==> flow/design.v <==
module ALU (
    input         clk,         
    input         rst,         
    input         i_vld,       
    input  [31:0] i_a,         
    input  [31:0] i_b,         
    input         opcode,      
    output reg [31:0] o_res,   
    output reg    o_res_vld,   
    output reg    overflow     
);
reg         i_vld_stage1;
reg [31:0]  i_a_stage1, i_b_stage1;
reg         opcode_stage1;
always @(posedge clk or posedge rst) begin
    if (rst) begin
        i_vld_stage1  <= 1'b0;
        i_a_stage1    <= 32'b0;
        i_b_stage1    <= 32'b0;
        opcode_stage1 <= 1'b0;
    end else begin
        i_vld_stage1  <= i_vld;
        i_a_stage1    <= i_a;
        i_b_stage1    <= i_b;
        opcode_stage1 <= opcode;
    end
end
reg         opcode_stage2, opcode_stage3, opcode_stage4;
always @(posedge clk or posedge rst) begin
    if (rst) begin
        opcode_stage2 <= 1'b0;
        opcode_stage3 <= 1'b0;
        opcode_stage4 <= 1'b0;
    end else begin
        opcode_stage2 <= opcode_stage1;
        opcode_stage3 <= opcode_stage2;
        opcode_stage4 <= opcode_stage3;
    end
end
wire [31:0] add_res, mul_res;
wire        add_vld, mul_vld;
wire        add_ovf,  mul_ovf;
adder_32bit adder_inst (
    .clk        (clk),
    .rst        (rst),
    .i_vld      (i_vld_stage1),
    .i_a        (i_a_stage1),
    .i_b        (i_b_stage1),
    .o_res      (add_res),
    .o_res_vld  (add_vld),
    .overflow   (add_ovf)
);
multiplier_32bit multiplier_inst (
    .clk        (clk),
    .rst        (rst),
    .i_vld      (i_vld_stage1),
    .i_a        (i_a_stage1),
    .i_b        (i_b_stage1),
    .o_res      (mul_res),
    .o_res_vld  (mul_vld),
    .overflow   (mul_ovf)
);
always @(posedge clk or posedge rst) begin
    if (rst) begin
        o_res     <= 32'b0;
        o_res_vld <= 1'b0;
        overflow  <= 1'b0;
    end else begin
        case (opcode_stage4)
            1'b0: begin   
                o_res     <= add_res;
                o_res_vld <= add_vld;
                overflow  <= add_ovf;
            end
            1'b1: begin   
                o_res     <= mul_res;
                o_res_vld <= mul_vld;
                overflow  <= mul_ovf;
            end
            default: begin
                o_res     <= 32'b0;
                o_res_vld <= 1'b0;
                overflow  <= 1'b0;
            end
        endcase
    end
end
endmodule
module adder_32bit (
    input         clk,
    input         rst,
    input  [31:0] i_a,
    input  [31:0] i_b,
    input         i_vld,
    output reg [31:0] o_res,
    output reg    o_res_vld,
    output reg    overflow
);
wire        sign_a, sign_b;
wire [7:0]  exp_a, exp_b;
wire [23:0] man_a, man_b;   
assign sign_a = i_a[31];
assign sign_b = i_b[31];
assign exp_a  = i_a[30:23];
assign exp_b  = i_b[30:23];
assign man_a = (exp_a == 8'b0) ? {1'b0, i_a[22:0]} : {1'b1, i_a[22:0]};
assign man_b = (exp_b == 8'b0) ? {1'b0, i_b[22:0]} : {1'b1, i_b[22:0]};
wire is_nan_a  = (exp_a == 8'hFF) && (|i_a[22:0]);
wire is_nan_b  = (exp_b == 8'hFF) && (|i_b[22:0]);
wire is_inf_a  = (exp_a == 8'hFF) && (i_a[22:0] == 23'b0);
wire is_inf_b  = (exp_b == 8'hFF) && (i_b[22:0] == 23'b0);
wire is_zero_a = (i_a[30:0] == 31'b0);
wire is_zero_b = (i_b[30:0] == 31'b0);
reg         i_vld_r;
reg         sign_a_r, sign_b_r;
reg  [7:0]  exp_a_r, exp_b_r;
reg  [23:0] man_a_r, man_b_r;
reg         is_nan_a_r, is_nan_b_r;
reg         is_inf_a_r, is_inf_b_r;
reg         is_zero_a_r, is_zero_b_r;
always @(posedge clk or posedge rst) begin
    if (rst) begin
        i_vld_r     <= 1'b0;
        sign_a_r    <= 1'b0; sign_b_r    <= 1'b0;
        exp_a_r     <= 8'b0; exp_b_r     <= 8'b0;
        man_a_r     <= 24'b0; man_b_r    <= 24'b0;
        is_nan_a_r  <= 1'b0; is_nan_b_r  <= 1'b0;
        is_inf_a_r  <= 1'b0; is_inf_b_r  <= 1'b0;
        is_zero_a_r <= 1'b0; is_zero_b_r <= 1'b0;
    end else begin
        i_vld_r     <= i_vld;
        sign_a_r    <= sign_a;    sign_b_r    <= sign_b;
        exp_a_r     <= exp_a;     exp_b_r     <= exp_b;
        man_a_r     <= man_a;     man_b_r     <= man_b;
        is_nan_a_r  <= is_nan_a;  is_nan_b_r  <= is_nan_b;
        is_inf_a_r  <= is_inf_a;  is_inf_b_r  <= is_inf_b;
        is_zero_a_r <= is_zero_a; is_zero_b_r <= is_zero_b;
    end
end
wire [7:0]  exp_diff;
wire [7:0]  shift_amt;
wire [23:0] man_a_aligned, man_b_aligned;
assign exp_diff = (exp_a_r > exp_b_r) ? (exp_a_r - exp_b_r) : (exp_b_r - exp_a_r);
assign shift_amt = (exp_diff > 8'd23) ? 8'd23 : exp_diff;   
assign man_a_aligned = (exp_a_r > exp_b_r) ? man_a_r : (man_a_r >> shift_amt);
assign man_b_aligned = (exp_a_r > exp_b_r) ? (man_b_r >> shift_amt) : man_b_r;
wire [7:0]  exp_larger = (exp_a_r > exp_b_r) ? exp_a_r : exp_b_r;
wire        op_add_sub;   
wire [24:0] sum_raw;      
wire        sign_sum;
assign op_add_sub = sign_a_r ^ sign_b_r;   
assign sum_raw = (sign_a_r == sign_b_r) ? 
                 {1'b0, man_a_aligned} + {1'b0, man_b_aligned} :   
                 (man_a_aligned >= man_b_aligned) ? 
                 {1'b0, man_a_aligned - man_b_aligned} :           
                 {1'b0, man_b_aligned - man_a_aligned};            
assign sign_sum = (sign_a_r == sign_b_r) ? sign_a_r :            
                  (man_a_aligned >= man_b_aligned) ? sign_a_r :  
                  sign_b_r;                                      
wire        add_nan = is_nan_a_r || is_nan_b_r ||
                      ((is_inf_a_r && is_inf_b_r) && (sign_a_r != sign_b_r));
reg         i_vld_r2;
reg [24:0]  sum_raw_r;
reg         sign_sum_r;
reg [7:0]   exp_larger_r;
reg         is_nan_r, is_inf_r, is_zero_r;
always @(posedge clk or posedge rst) begin
    if (rst) begin
        i_vld_r2    <= 1'b0;
        sum_raw_r   <= 25'b0;
        sign_sum_r  <= 1'b0;
        exp_larger_r <= 8'b0;
        is_nan_r    <= 1'b0;
        is_inf_r    <= 1'b0;
        is_zero_r   <= 1'b0;
    end else begin
        i_vld_r2    <= i_vld_r;
        sum_raw_r   <= sum_raw;
        sign_sum_r  <= sign_sum;
        exp_larger_r <= exp_larger;
        is_nan_r    <= add_nan;
        is_inf_r    <= (is_inf_a_r || is_inf_b_r) && !add_nan;
        is_zero_r   <= is_zero_a_r && is_zero_b_r;
    end
end
reg  [23:0] man_norm;
reg  [7:0]  exp_norm;
reg         overflow_norm;
always @(*) begin
    man_norm    = sum_raw_r[23:0];
    exp_norm    = exp_larger_r;
    overflow_norm = 1'b0;
    if (sum_raw_r[24:0] == 25'b0) begin
        man_norm = 24'b0;
        exp_norm = 8'b0;
    end
    else if (~sum_raw_r[24] && ~sum_raw_r[23]) begin   
        if (sum_raw_r[22]) begin
            man_norm = sum_raw_r[23:0] << 1;
            exp_norm = exp_larger_r - 1;
        end else if (sum_raw_r[21]) begin
            man_norm = sum_raw_r[23:0] << 2;
            exp_norm = exp_larger_r - 2;
        end else if (sum_raw_r[20]) begin
            man_norm = sum_raw_r[23:0] << 3;
            exp_norm = exp_larger_r - 3;
        end else if (sum_raw_r[19]) begin
            man_norm = sum_raw_r[23:0] << 4;
            exp_norm = exp_larger_r - 4;
        end else if (sum_raw_r[18]) begin
            man_norm = sum_raw_r[23:0] << 5;
            exp_norm = exp_larger_r - 5;
        end else if (sum_raw_r[17]) begin
            man_norm = sum_raw_r[23:0] << 6;
            exp_norm = exp_larger_r - 6;
        end else begin
            man_norm = sum_raw_r[23:0] << 7;
            exp_norm = exp_larger_r - 7;
        end
    end
    else if (sum_raw_r[24]) begin
        man_norm = sum_raw_r[24:1];
        exp_norm = exp_larger_r + 1;
        overflow_norm = (exp_norm == 8'hFF);   
    end
    if (exp_norm == 8'hFF) overflow_norm = 1'b1;
end
always @(posedge clk or posedge rst) begin
    if (rst) begin
        o_res     <= 32'b0;
        o_res_vld <= 1'b0;
        overflow  <= 1'b0;
    end else if (i_vld_r2) begin
        if (is_nan_r) begin
            o_res <= 32'h7FC0_0000;   
            overflow <= 1'b1;
        end
        else if (is_inf_r) begin
            o_res <= {sign_sum_r, 8'hFF, 23'b0};   
            overflow <= 1'b1;
        end
        else if (is_zero_r) begin
            o_res <= {sign_sum_r, 31'b0};   
            overflow <= 1'b0;
        end
        else if (overflow_norm) begin
            o_res <= {sign_sum_r, 8'hFF, 23'b0};   
            overflow <= 1'b1;
        end
        else begin
            o_res <= {sign_sum_r, exp_norm, man_norm[22:0]};
            overflow <= 1'b0;
        end
        o_res_vld <= 1'b1;
    end else begin
        o_res_vld <= 1'b0;
        o_res     <= 32'b0;
        overflow  <= 1'b0;
    end
end
endmodule
module multiplier_32bit (
    input         clk,
    input         rst,
    input  [31:0] i_a,
    input  [31:0] i_b,
    input         i_vld,
    output reg [31:0] o_res,
    output reg    o_res_vld,
    output reg    overflow
);
wire        sign_a, sign_b;
wire [7:0]  exp_a, exp_b;
wire [23:0] man_a, man_b;
assign sign_a = i_a[31];
assign sign_b = i_b[31];
assign exp_a  = i_a[30:23];
assign exp_b  = i_b[30:23];
assign man_a  = (exp_a == 8'b0) ? {1'b0, i_a[22:0]} : {1'b1, i_a[22:0]};
assign man_b  = (exp_b == 8'b0) ? {1'b0, i_b[22:0]} : {1'b1, i_b[22:0]};
wire is_nan_a  = (exp_a == 8'hFF) && (|i_a[22:0]);
wire is_nan_b  = (exp_b == 8'hFF) && (|i_b[22:0]);
wire is_inf_a  = (exp_a == 8'hFF) && (i_a[22:0] == 23'b0);
wire is_inf_b  = (exp_b == 8'hFF) && (i_b[22:0] == 23'b0);
wire is_zero_a = (i_a[30:0] == 31'b0);
wire is_zero_b = (i_b[30:0] == 31'b0);
reg         i_vld_r;
reg         sign_a_r, sign_b_r;
reg  [7:0]  exp_a_r, exp_b_r;
reg  [23:0] man_a_r, man_b_r;
reg         is_nan_a_r, is_nan_b_r;
reg         is_inf_a_r, is_inf_b_r;
reg         is_zero_a_r, is_zero_b_r;
always @(posedge clk or posedge rst) begin
    if (rst) begin
        i_vld_r     <= 1'b0;
        sign_a_r    <= 1'b0; sign_b_r    <= 1'b0;
        exp_a_r     <= 8'b0; exp_b_r     <= 8'b0;
        man_a_r     <= 24'b0; man_b_r    <= 24'b0;
        is_nan_a_r  <= 1'b0; is_nan_b_r  <= 1'b0;
        is_inf_a_r  <= 1'b0; is_inf_b_r  <= 1'b0;
        is_zero_a_r <= 1'b0; is_zero_b_r <= 1'b0;
    end else begin
        i_vld_r     <= i_vld;
        sign_a_r    <= sign_a;    sign_b_r    <= sign_b;
        exp_a_r     <= exp_a;     exp_b_r     <= exp_b;
        man_a_r     <= man_a;     man_b_r     <= man_b;
        is_nan_a_r  <= is_nan_a;  is_nan_b_r  <= is_nan_b;
        is_inf_a_r  <= is_inf_a;  is_inf_b_r  <= is_inf_b;
        is_zero_a_r <= is_zero_a; is_zero_b_r <= is_zero_b;
    end
end
wire [47:0] product_raw;   
wire        sign_res;
wire [7:0]  exp_raw;
wire [7:0]  exp_calc;
wire        overflow_calc;
wire [23:0] man_rounded;
wire [22:0] man_final;
assign sign_res = sign_a_r ^ sign_b_r;   
assign product_raw = man_a_r * man_b_r;  
assign exp_raw = exp_a_r + exp_b_r - 8'd127;
wire product_msb = product_raw[47];   
wire [47:0] product_shifted = product_msb ? product_raw >> 1 : product_raw;
assign exp_calc = product_msb ? exp_raw + 1 : exp_raw;
wire guard_bit    = product_shifted[23];
wire sticky_bit   = |product_shifted[22:0];
wire round_up     = guard_bit && (sticky_bit || product_shifted[24]);
assign man_rounded = product_shifted[47:24] + round_up;
wire carry_round = man_rounded[23];   
assign man_final = carry_round ? man_rounded[23:1] : man_rounded[22:0];
wire [7:0] exp_final = carry_round ? exp_calc + 1 : exp_calc;
assign overflow_calc = (exp_final == 8'hFF) || (exp_raw > 8'd254);
wire        mul_nan = is_nan_a_r || is_nan_b_r ||
                      ((is_inf_a_r && is_zero_b_r) || (is_zero_a_r && is_inf_b_r));
reg         i_vld_r2;
reg         sign_res_r;
reg [7:0]   exp_final_r;
reg [22:0]  man_final_r;
reg         overflow_calc_r;
reg         is_nan_r, is_inf_r, is_zero_r;
always @(posedge clk or posedge rst) begin
    if (rst) begin
        i_vld_r2        <= 1'b0;
        sign_res_r      <= 1'b0;
        exp_final_r     <= 8'b0;
        man_final_r     <= 23'b0;
        overflow_calc_r <= 1'b0;
        is_nan_r        <= 1'b0;
        is_inf_r        <= 1'b0;
        is_zero_r       <= 1'b0;
    end else begin
        i_vld_r2        <= i_vld_r;
        sign_res_r      <= sign_res;
        exp_final_r     <= exp_final;
        man_final_r     <= man_final;
        overflow_calc_r <= overflow_calc;
        is_nan_r        <= mul_nan;
        is_inf_r        <= (is_inf_a_r || is_inf_b_r) && !mul_nan;
        is_zero_r       <= is_zero_a_r || is_zero_b_r;
    end
end
always @(posedge clk or posedge rst) begin
    if (rst) begin
        o_res     <= 32'b0;
        o_res_vld <= 1'b0;
        overflow  <= 1'b0;
    end else if (i_vld_r2) begin
        if (is_nan_r) begin
            o_res <= 32'h7FC0_0000;   
            overflow <= 1'b1;
        end
        else if (is_inf_r) begin
            o_res <= {sign_res_r, 8'hFF, 23'b0};   
            overflow <= 1'b1;
        end
        else if (is_zero_r) begin
            o_res <= {sign_res_r, 31'b0};   
            overflow <= 1'b0;
        end
        else if (overflow_calc_r) begin
            o_res <= {sign_res_r, 8'hFF, 23'b0};   
            overflow <= 1'b1;
        end
        else begin
            o_res <= {sign_res_r, exp_final_r, man_final_r};
            overflow <= 1'b0;
        end
        o_res_vld <= 1'b1;
    end else begin
        o_res_vld <= 1'b0;
        o_res     <= 32'b0;
        overflow  <= 1'b0;
    end
end
endmodule
From RTL to reports: ALU
What the tools print for ALU, step after step. Line numbers count from 1 in the design file above. The mark n/a stands for no value.

Design top: ALU. Clock input: clk. Cell library: sky130hd. Timing corner: tt_025C_1v80.

After elaboration
Counts by Yosys on the flattened word-level netlist (proc, flatten, opt, wreduce; memories kept). Register bits leave out memories and registers merged into their read ports (data or address); mux counts leave out enables and synchronous resets folded into registers. Print and check cells are left out. Cells with the same type and inputs are merged into one.

Under multipliers stands 1. The entry for add/sub/neg operators reads 18. Muxes and demuxes: 60. Under shifts and indexed selects stands 2. Bitwise logic cells: 4. The entry for $lt $le $gt $ge reads 4. The entry for equality and inequality tests reads 7. Reduce/logical cells: 33.

Operators with widths (count): multiplier 24 x 24 -> 48 bit (1); two-way mux 23 bit (10); two-way mux 31 bit (6); two-way mux 32 bit (4); two-way mux 24 bit (5); two-way mux 8 bit (14); OR reduction 23 bit (3); parallel mux 32 bit (select 2 bit) (1); zero test 31 bit (2); subtractor 24 bit (2); right shift 24 x 8 -> 24 bit (2); two-way mux 47 bit (1); zero test 23 bit (2); == test 8 bit (second input constant) (5); subtractor 8 x 3 -> 8 bit (second input constant) (4); adder 24 x 24 -> 25 bit (1); zero test 25 bit (1); two-way mux 25 bit (1); adder 24 x 1 -> 24 bit (1); >= comparator 24 bit (1); adder 8 x 1 -> 8 bit (second input constant) (3); two-way mux 1 bit (17); subtractor 8 x 2 -> 8 bit (second input constant) (2); subtractor 8 bit (2); zero test 8 bit (2); logical AND 1 bit (13); logical OR 1 bit (8); subtractor 8 x 1 -> 8 bit (second input constant) (1).

Other operator kinds: 11; their cells: 14.

Input port bits: 68. Under word-level cells stands 171. The entry for output and inout bits reads 34. The figure for register bits is 317.

Longest topological paths
Depth = most cells in a row (Yosys ltp): at word level without a register or memory, in the mapped netlist without a sequential cell, where the memories' decode and read muxes count.

Under depth after elaboration stands 16. The figure for ABC_AREA is 1. Mapped depth: 47. Under depth with buffers taken out stands 43.

Mapped cells and area
Source: synth_stat.txt of the flow (Yosys; design flattened, memories mapped). It holds for the ABC_AREA given above (unset counts as 0); a run with the other value may have another netlist.

Cells by type: sky130_fd_sc_hd__fa_1 (count 488, area in all 9769.37 um^2); sky130_fd_sc_hd__dfrtp_1 (count 317, area in all 7.93E+03 um^2); sky130_fd_sc_hd__nand2_1 (count 1674, area in all 6.28E+03 um^2); sky130_fd_sc_hd__inv_1 (count 1294, area in all 4.86E+03 um^2); sky130_fd_sc_hd__ha_1 (count 289, area in all 3.62E+03 um^2); sky130_fd_sc_hd__nand3_1 (count 262, area in all 1.31E+03 um^2); sky130_fd_sc_hd__nor2_1 (count 292, area in all 1.1E+03 um^2); sky130_fd_sc_hd__o21ai_0 (count 210, area in all 1.05E+03 um^2); sky130_fd_sc_hd__a21oi_1 (count 188, area in all 940.902 um^2); sky130_fd_sc_hd__clkbuf_1 (count 226, area in all 848.314 um^2); sky130_fd_sc_hd__xor2_1 (count 58, area in all 507.987 um^2); sky130_fd_sc_hd__mux2_2 (count 34, area in all 382.867 um^2); sky130_fd_sc_hd__nand4_1 (count 52, area in all 325.312 um^2); sky130_fd_sc_hd__o221ai_1 (count 25, area in all 218.96 um^2); sky130_fd_sc_hd__o22ai_1 (count 30, area in all 187.68 um^2); sky130_fd_sc_hd__xnor2_1 (count 19, area in all 166.41 um^2); sky130_fd_sc_hd__nor3_1 (count 32, area in all 160.154 um^2); sky130_fd_sc_hd__nor4_1 (count 23, area in all 143.888 um^2).

Not listed: further types 42, cells in them 260.

The entry for mapped flip-flops reads 317. Sequential part of the area: 7932.6 um^2. For buffer cells the number is 263. Under cell count stands 5773. For mapped area the number is 41649.9 um^2.

Timing after synthesis
Path of least setup slack by OpenSTA after synthesis, without wires, with an ideal clock, recovery checks aside; 20% of the period is set as input and as output delay. Where synthesis merged equal registers, the netlist keeps one of their names.

Kind: reg-to-reg. Start: register (no name shown). End: register multiplier_inst.man_final_r[18]. For driving pins on the path the number is 40. The figure for path slack is 1.530 ns. For data required time the number is 8.880 ns. The entry for buffers on the path reads 2. The figure for delay of the path is 7.471 ns. The figure for setup time is 0.120 ns. Under time at the first pin stands 0.000 ns. Under data arrival time stands 7.351 ns. Period: 9.0 ns. The entry for synthesis period reached reads 7.47 ns.

"delay of the path" = arrival - input delay + setup time. "driving pins on the path" counts driving pins, that of a launching flip-flop among them; a cell with two outputs on the path counts twice. "synthesis period reached" is the clock period less the worst setup slack; recovery checks do not enter. This is arithmetic on one report: input and output delays are still those of the set period (20% each). Between the ends stands the longest chain of elaborated cells between them, by number of cells; it is not shown to be the way that was timed. Of several equally long chains one is given. Each line given opens the expression or statement behind the cell; cells for indexed reads and writes are added by Yosys, which also makes memories of some case tables.

Path through: sky130_fd_sc_hd__dfrtp_1 > sky130_fd_sc_hd__clkbuf_1 > sky130_fd_sc_hd__clkbuf_1 > sky130_fd_sc_hd__nand2_1 > sky130_fd_sc_hd__fa_1 > sky130_fd_sc_hd__inv_1 > sky130_fd_sc_hd__fa_1 > sky130_fd_sc_hd__inv_1 > sky130_fd_sc_hd__fa_1 > sky130_fd_sc_hd__inv_1 > sky130_fd_sc_hd__fa_1 > sky130_fd_sc_hd__inv_1 > sky130_fd_sc_hd__fa_1 > sky130_fd_sc_hd__inv_1 > sky130_fd_sc_hd__fa_1 > sky130_fd_sc_hd__inv_1 > sky130_fd_sc_hd__fa_1 > sky130_fd_sc_hd__inv_1 > [... 4 more ...] > sky130_fd_sc_hd__nor2_4 > sky130_fd_sc_hd__nand2_1 > sky130_fd_sc_hd__nor2_2 > sky130_fd_sc_hd__nand2_2 > sky130_fd_sc_hd__nand4_2 > sky130_fd_sc_hd__nand2_4 > sky130_fd_sc_hd__nand2_1 > sky130_fd_sc_hd__nand2_1 > sky130_fd_sc_hd__nor2_2 > sky130_fd_sc_hd__ha_1 > sky130_fd_sc_hd__inv_1 > sky130_fd_sc_hd__nor3_2 > sky130_fd_sc_hd__nand2_1 > sky130_fd_sc_hd__nor2_2 > sky130_fd_sc_hd__nand2_1 > sky130_fd_sc_hd__nor2_4 > sky130_fd_sc_hd__nand3_1 > sky130_fd_sc_hd__and3_1. Under cells in the longest elaborated chain stands 7. For elaborated cells on any way between the ends the number is 7. The entry for source lines of those cells reads 6. Classes of those cells: 1 x add/sub; 1 x mul; 2 x mux; 3 x reduce/logical.

Ends and longest elaborated chain, after synthesis: multiplier 24 x 24 -> 48 bit (RTL line 321); two-way mux 47 bit (RTL line 324); OR reduction 23 bit (RTL line 327); logical OR 1 bit (RTL line 328); logical AND 1 bit (RTL line 328); adder 24 x 1 -> 24 bit (RTL line 329); two-way mux 23 bit (RTL line 331) `assign man_final = carry_round ? man_rounded[23:1] : man_rounded[22:0];`; end: assignment (RTL line 347) `man_final_r     <= 23'b0;`; end: assignment (RTL line 356) `man_final_r     <= man_final;`; end: declaration (RTL line 339) `reg [22:0]  man_final_r;`.

Path in the finished layout
Path of least setup slack in the final report of stored run 1 (OpenROAD, finished layout, wires in). Where an end is a register, its clock arrival counts in the times.

Kind: reg-to-reg. Start: register (no name shown). End: register multiplier_inst.man_final_r[18]. The figure for path slack is 0.81 ns. For driving pins on the path the number is 37. Under data arrival time stands 8.01 ns. Under time at the first pin stands 0.54 ns. For data required time the number is 8.82 ns. The entry for buffers on the path reads 3. The figure for setup time is 0.09 ns. Period: 8.35 ns.

Between the ends stands the longest chain of elaborated cells between them, by number of cells; it is not shown to be the way that was timed. Of several equally long chains one is given.

Path through: sky130_fd_sc_hd__dfrtp_4 > sky130_fd_sc_hd__buf_4 > sky130_fd_sc_hd__buf_4 > sky130_fd_sc_hd__nand2_2 > sky130_fd_sc_hd__fa_1 > sky130_fd_sc_hd__fa_1 > sky130_fd_sc_hd__inv_1 > sky130_fd_sc_hd__fa_1 > sky130_fd_sc_hd__fa_1 > sky130_fd_sc_hd__fa_1 > sky130_fd_sc_hd__fa_1 > sky130_fd_sc_hd__inv_1 > sky130_fd_sc_hd__fa_2 > sky130_fd_sc_hd__inv_1 > sky130_fd_sc_hd__ha_4 > sky130_fd_sc_hd__nand2_4 > sky130_fd_sc_hd__nor2_4 > sky130_fd_sc_hd__inv_2 > sky130_fd_sc_hd__nor2_4 > sky130_fd_sc_hd__nand2_2 > sky130_fd_sc_hd__nor2_4 > sky130_fd_sc_hd__nand2_4 > sky130_fd_sc_hd__nand4_4 > sky130_fd_sc_hd__nand2_8 > sky130_fd_sc_hd__buf_8 > sky130_fd_sc_hd__nand2_4 > sky130_fd_sc_hd__nand2_4 > sky130_fd_sc_hd__inv_2 > sky130_fd_sc_hd__ha_4 > sky130_fd_sc_hd__inv_4 > sky130_fd_sc_hd__nor3_4 > sky130_fd_sc_hd__nand2_2 > sky130_fd_sc_hd__nor2_4 > sky130_fd_sc_hd__nand2_4 > sky130_fd_sc_hd__nor2_4 > sky130_fd_sc_hd__nand3_2 > sky130_fd_sc_hd__and3_1. Under cells in the longest elaborated chain stands 7. For elaborated cells on any way between the ends the number is 7. The entry for source lines of those cells reads 6. Classes of those cells: 1 x add/sub; 1 x mul; 2 x mux; 3 x reduce/logical.

Ends and longest elaborated chain, post-layout: multiplier 24 x 24 -> 48 bit (RTL line 321); two-way mux 47 bit (RTL line 324); OR reduction 23 bit (RTL line 327); logical OR 1 bit (RTL line 328); logical AND 1 bit (RTL line 328); adder 24 x 1 -> 24 bit (RTL line 329); two-way mux 23 bit (RTL line 331) `assign man_final = carry_round ? man_rounded[23:1] : man_rounded[22:0];`; end: assignment (RTL line 347) `man_final_r     <= 23'b0;`; end: assignment (RTL line 356) `man_final_r     <= man_final;`; end: declaration (RTL line 339) `reg [22:0]  man_final_r;`.

Wiki page: ALU / flow data

Settings and measured results of 3 stored flow runs for module ALU (sky130hd), not sorted in any way. The constraints put input and output delay at 20% of the set period each and load the outputs with 0.01 pF. By "clock period achieved" is meant the clock period of the run minus its worst setup slack. This is arithmetic on one report: input and output delays are still those of the set period (20% each). "worst setup path time" is the time allowed to the run's worst setup path (the clock period less input and output delay, where it has them) less its slack. Clock arrival times count: a late capture clock shortens it, a late launch clock lengthens it.

Files of stored run 1:
==> flow/run.sh <==
#!/bin/bash
# the make line also repeats the synthesis and layout settings of config.mk as NAME=value (left out here)
make -C /OpenROAD-flow-scripts/flow DESIGN_CONFIG=/design/flow/config.mk WORK_HOME=/design/flow/orfs CLKGATE_MAP_FILE= finish
==> flow/config.mk <==
export PLATFORM = sky130hd
export DESIGN_NAME = ALU
export DESIGN_NICKNAME = ALU
export VERILOG_FILES = /design/flow/design.v
export SDC_FILE = /design/flow/constraint.sdc
export NUM_CORES = 4
export LEC_CHECK = 0
export ABC_AREA = 1
export CAP_MARGIN = 20
export CELL_PAD_IN_SITES_GLOBAL_PLACEMENT = 0
export CORE_MARGIN = 9
export CORE_UTILIZATION = 59
export CTS_CLUSTER_DIAMETER = 356
export CTS_CLUSTER_SIZE = 27
export GPL_ROUTABILITY_DRIVEN = 1
export GPL_TIMING_DRIVEN = 1
export PLACE_DENSITY_LB_ADDON = 0.28
export SETUP_SLACK_MARGIN = 1.54
export SLEW_MARGIN = 20
==> flow/constraint.sdc <==
create_clock -name core_clock -period 8.35 [get_ports {clk}]
set_input_delay 1.6700 -clock core_clock [delete_from_list [all_inputs] [get_ports {clk}]]
set_output_delay 1.6700 -clock core_clock [all_outputs]
set_load 0.01 [all_outputs]

Results of stored run 1. For the area of the synthesized netlist the run shows 41649.9 um^2. The total die area is 80482.9 um^2. The standard-cell area after layout is 47573.1 um^2. The utilization after routing comes to 68.6 %. The lowest setup slack is 0.814 ns. The sum of negative setup slack comes to 0.000 ns. For the worst hold slack in the final report the run shows 0.349 ns. The clock period achieved stands at 7.536 ns. The worst setup path time reads 7.54 ns. Worst setup path kind: reg-to-reg.

Files of stored run 2:
==> flow/run.sh <==
#!/bin/bash
# the make line also repeats the synthesis and layout settings of config.mk as NAME=value (left out here)
make -C /OpenROAD-flow-scripts/flow DESIGN_CONFIG=/design/flow/config.mk WORK_HOME=/design/flow/orfs CLKGATE_MAP_FILE= finish
==> flow/config.mk <==
export PLATFORM = sky130hd
export DESIGN_NAME = ALU
export DESIGN_NICKNAME = ALU
export VERILOG_FILES = /design/flow/design.v
export SDC_FILE = /design/flow/constraint.sdc
export NUM_CORES = 4
export LEC_CHECK = 0
export CAP_MARGIN = 20
export CORE_MARGIN = 2
export CORE_UTILIZATION = 40
export PLACE_DENSITY = 0.6
export SLEW_MARGIN = 20
==> flow/constraint.sdc <==
create_clock -name core_clock -period 9.0 [get_ports {clk}]
set_input_delay 1.8000 -clock core_clock [delete_from_list [all_inputs] [get_ports {clk}]]
set_output_delay 1.8000 -clock core_clock [all_outputs]
set_load 0.01 [all_outputs]

Results of stored run 2. For the area of the synthesized netlist the run shows 39505.4 um^2. The total die area is 101293.0 um^2. The standard-cell area after layout is 44089.8 um^2. The utilization after routing comes to 44.9 %. The lowest setup slack is 0.323 ns. The sum of negative setup slack comes to 0.000 ns. For the worst hold slack in the final report the run shows 0.346 ns. The clock period achieved stands at 8.677 ns. The worst setup path time reads 8.68 ns. Worst setup path kind: reg-to-reg.

Files of stored run 3:
==> flow/run.sh <==
#!/bin/bash
# the make line also repeats the synthesis and layout settings of config.mk as NAME=value (left out here)
make -C /OpenROAD-flow-scripts/flow DESIGN_CONFIG=/design/flow/config.mk WORK_HOME=/design/flow/orfs CLKGATE_MAP_FILE= finish
==> flow/config.mk <==
export PLATFORM = sky130hd
export DESIGN_NAME = ALU
export DESIGN_NICKNAME = ALU
export VERILOG_FILES = /design/flow/design.v
export SDC_FILE = /design/flow/constraint.sdc
export NUM_CORES = 4
export LEC_CHECK = 0
export CAP_MARGIN = 35
export CELL_PAD_IN_SITES_DETAIL_PLACEMENT = 0
export CELL_PAD_IN_SITES_GLOBAL_PLACEMENT = 1
export CORE_ASPECT_RATIO = 0.95
export CORE_MARGIN = 2
export CORE_UTILIZATION = 36
export CTS_CLUSTER_DIAMETER = 215
export GPL_ROUTABILITY_DRIVEN = 1
export HOLD_SLACK_MARGIN = -0.03
export MAX_ROUTING_LAYER = met5
export MIN_ROUTING_LAYER = met2
export PLACE_DENSITY_LB_ADDON = 0.06
export SLEW_MARGIN = 5
export TNS_END_PERCENT = 15
==> flow/constraint.sdc <==
create_clock -name core_clock -period 11.6 [get_ports {clk}]
set_input_delay 2.3200 -clock core_clock [delete_from_list [all_inputs] [get_ports {clk}]]
set_output_delay 2.3200 -clock core_clock [all_outputs]
set_load 0.01 [all_outputs]

Results of stored run 3. For the area of the synthesized netlist the run shows 39505.4 um^2. The total die area is 112403.0 um^2. The standard-cell area after layout is 43919.6 um^2. The utilization after routing comes to 40.3 %. The lowest setup slack is 1.174 ns. The sum of negative setup slack comes to 0.000 ns. For the worst hold slack in the final report the run shows 0.346 ns. The clock period achieved stands at 10.426 ns. The worst setup path time reads 10.43 ns. Worst setup path kind: reg-to-reg.
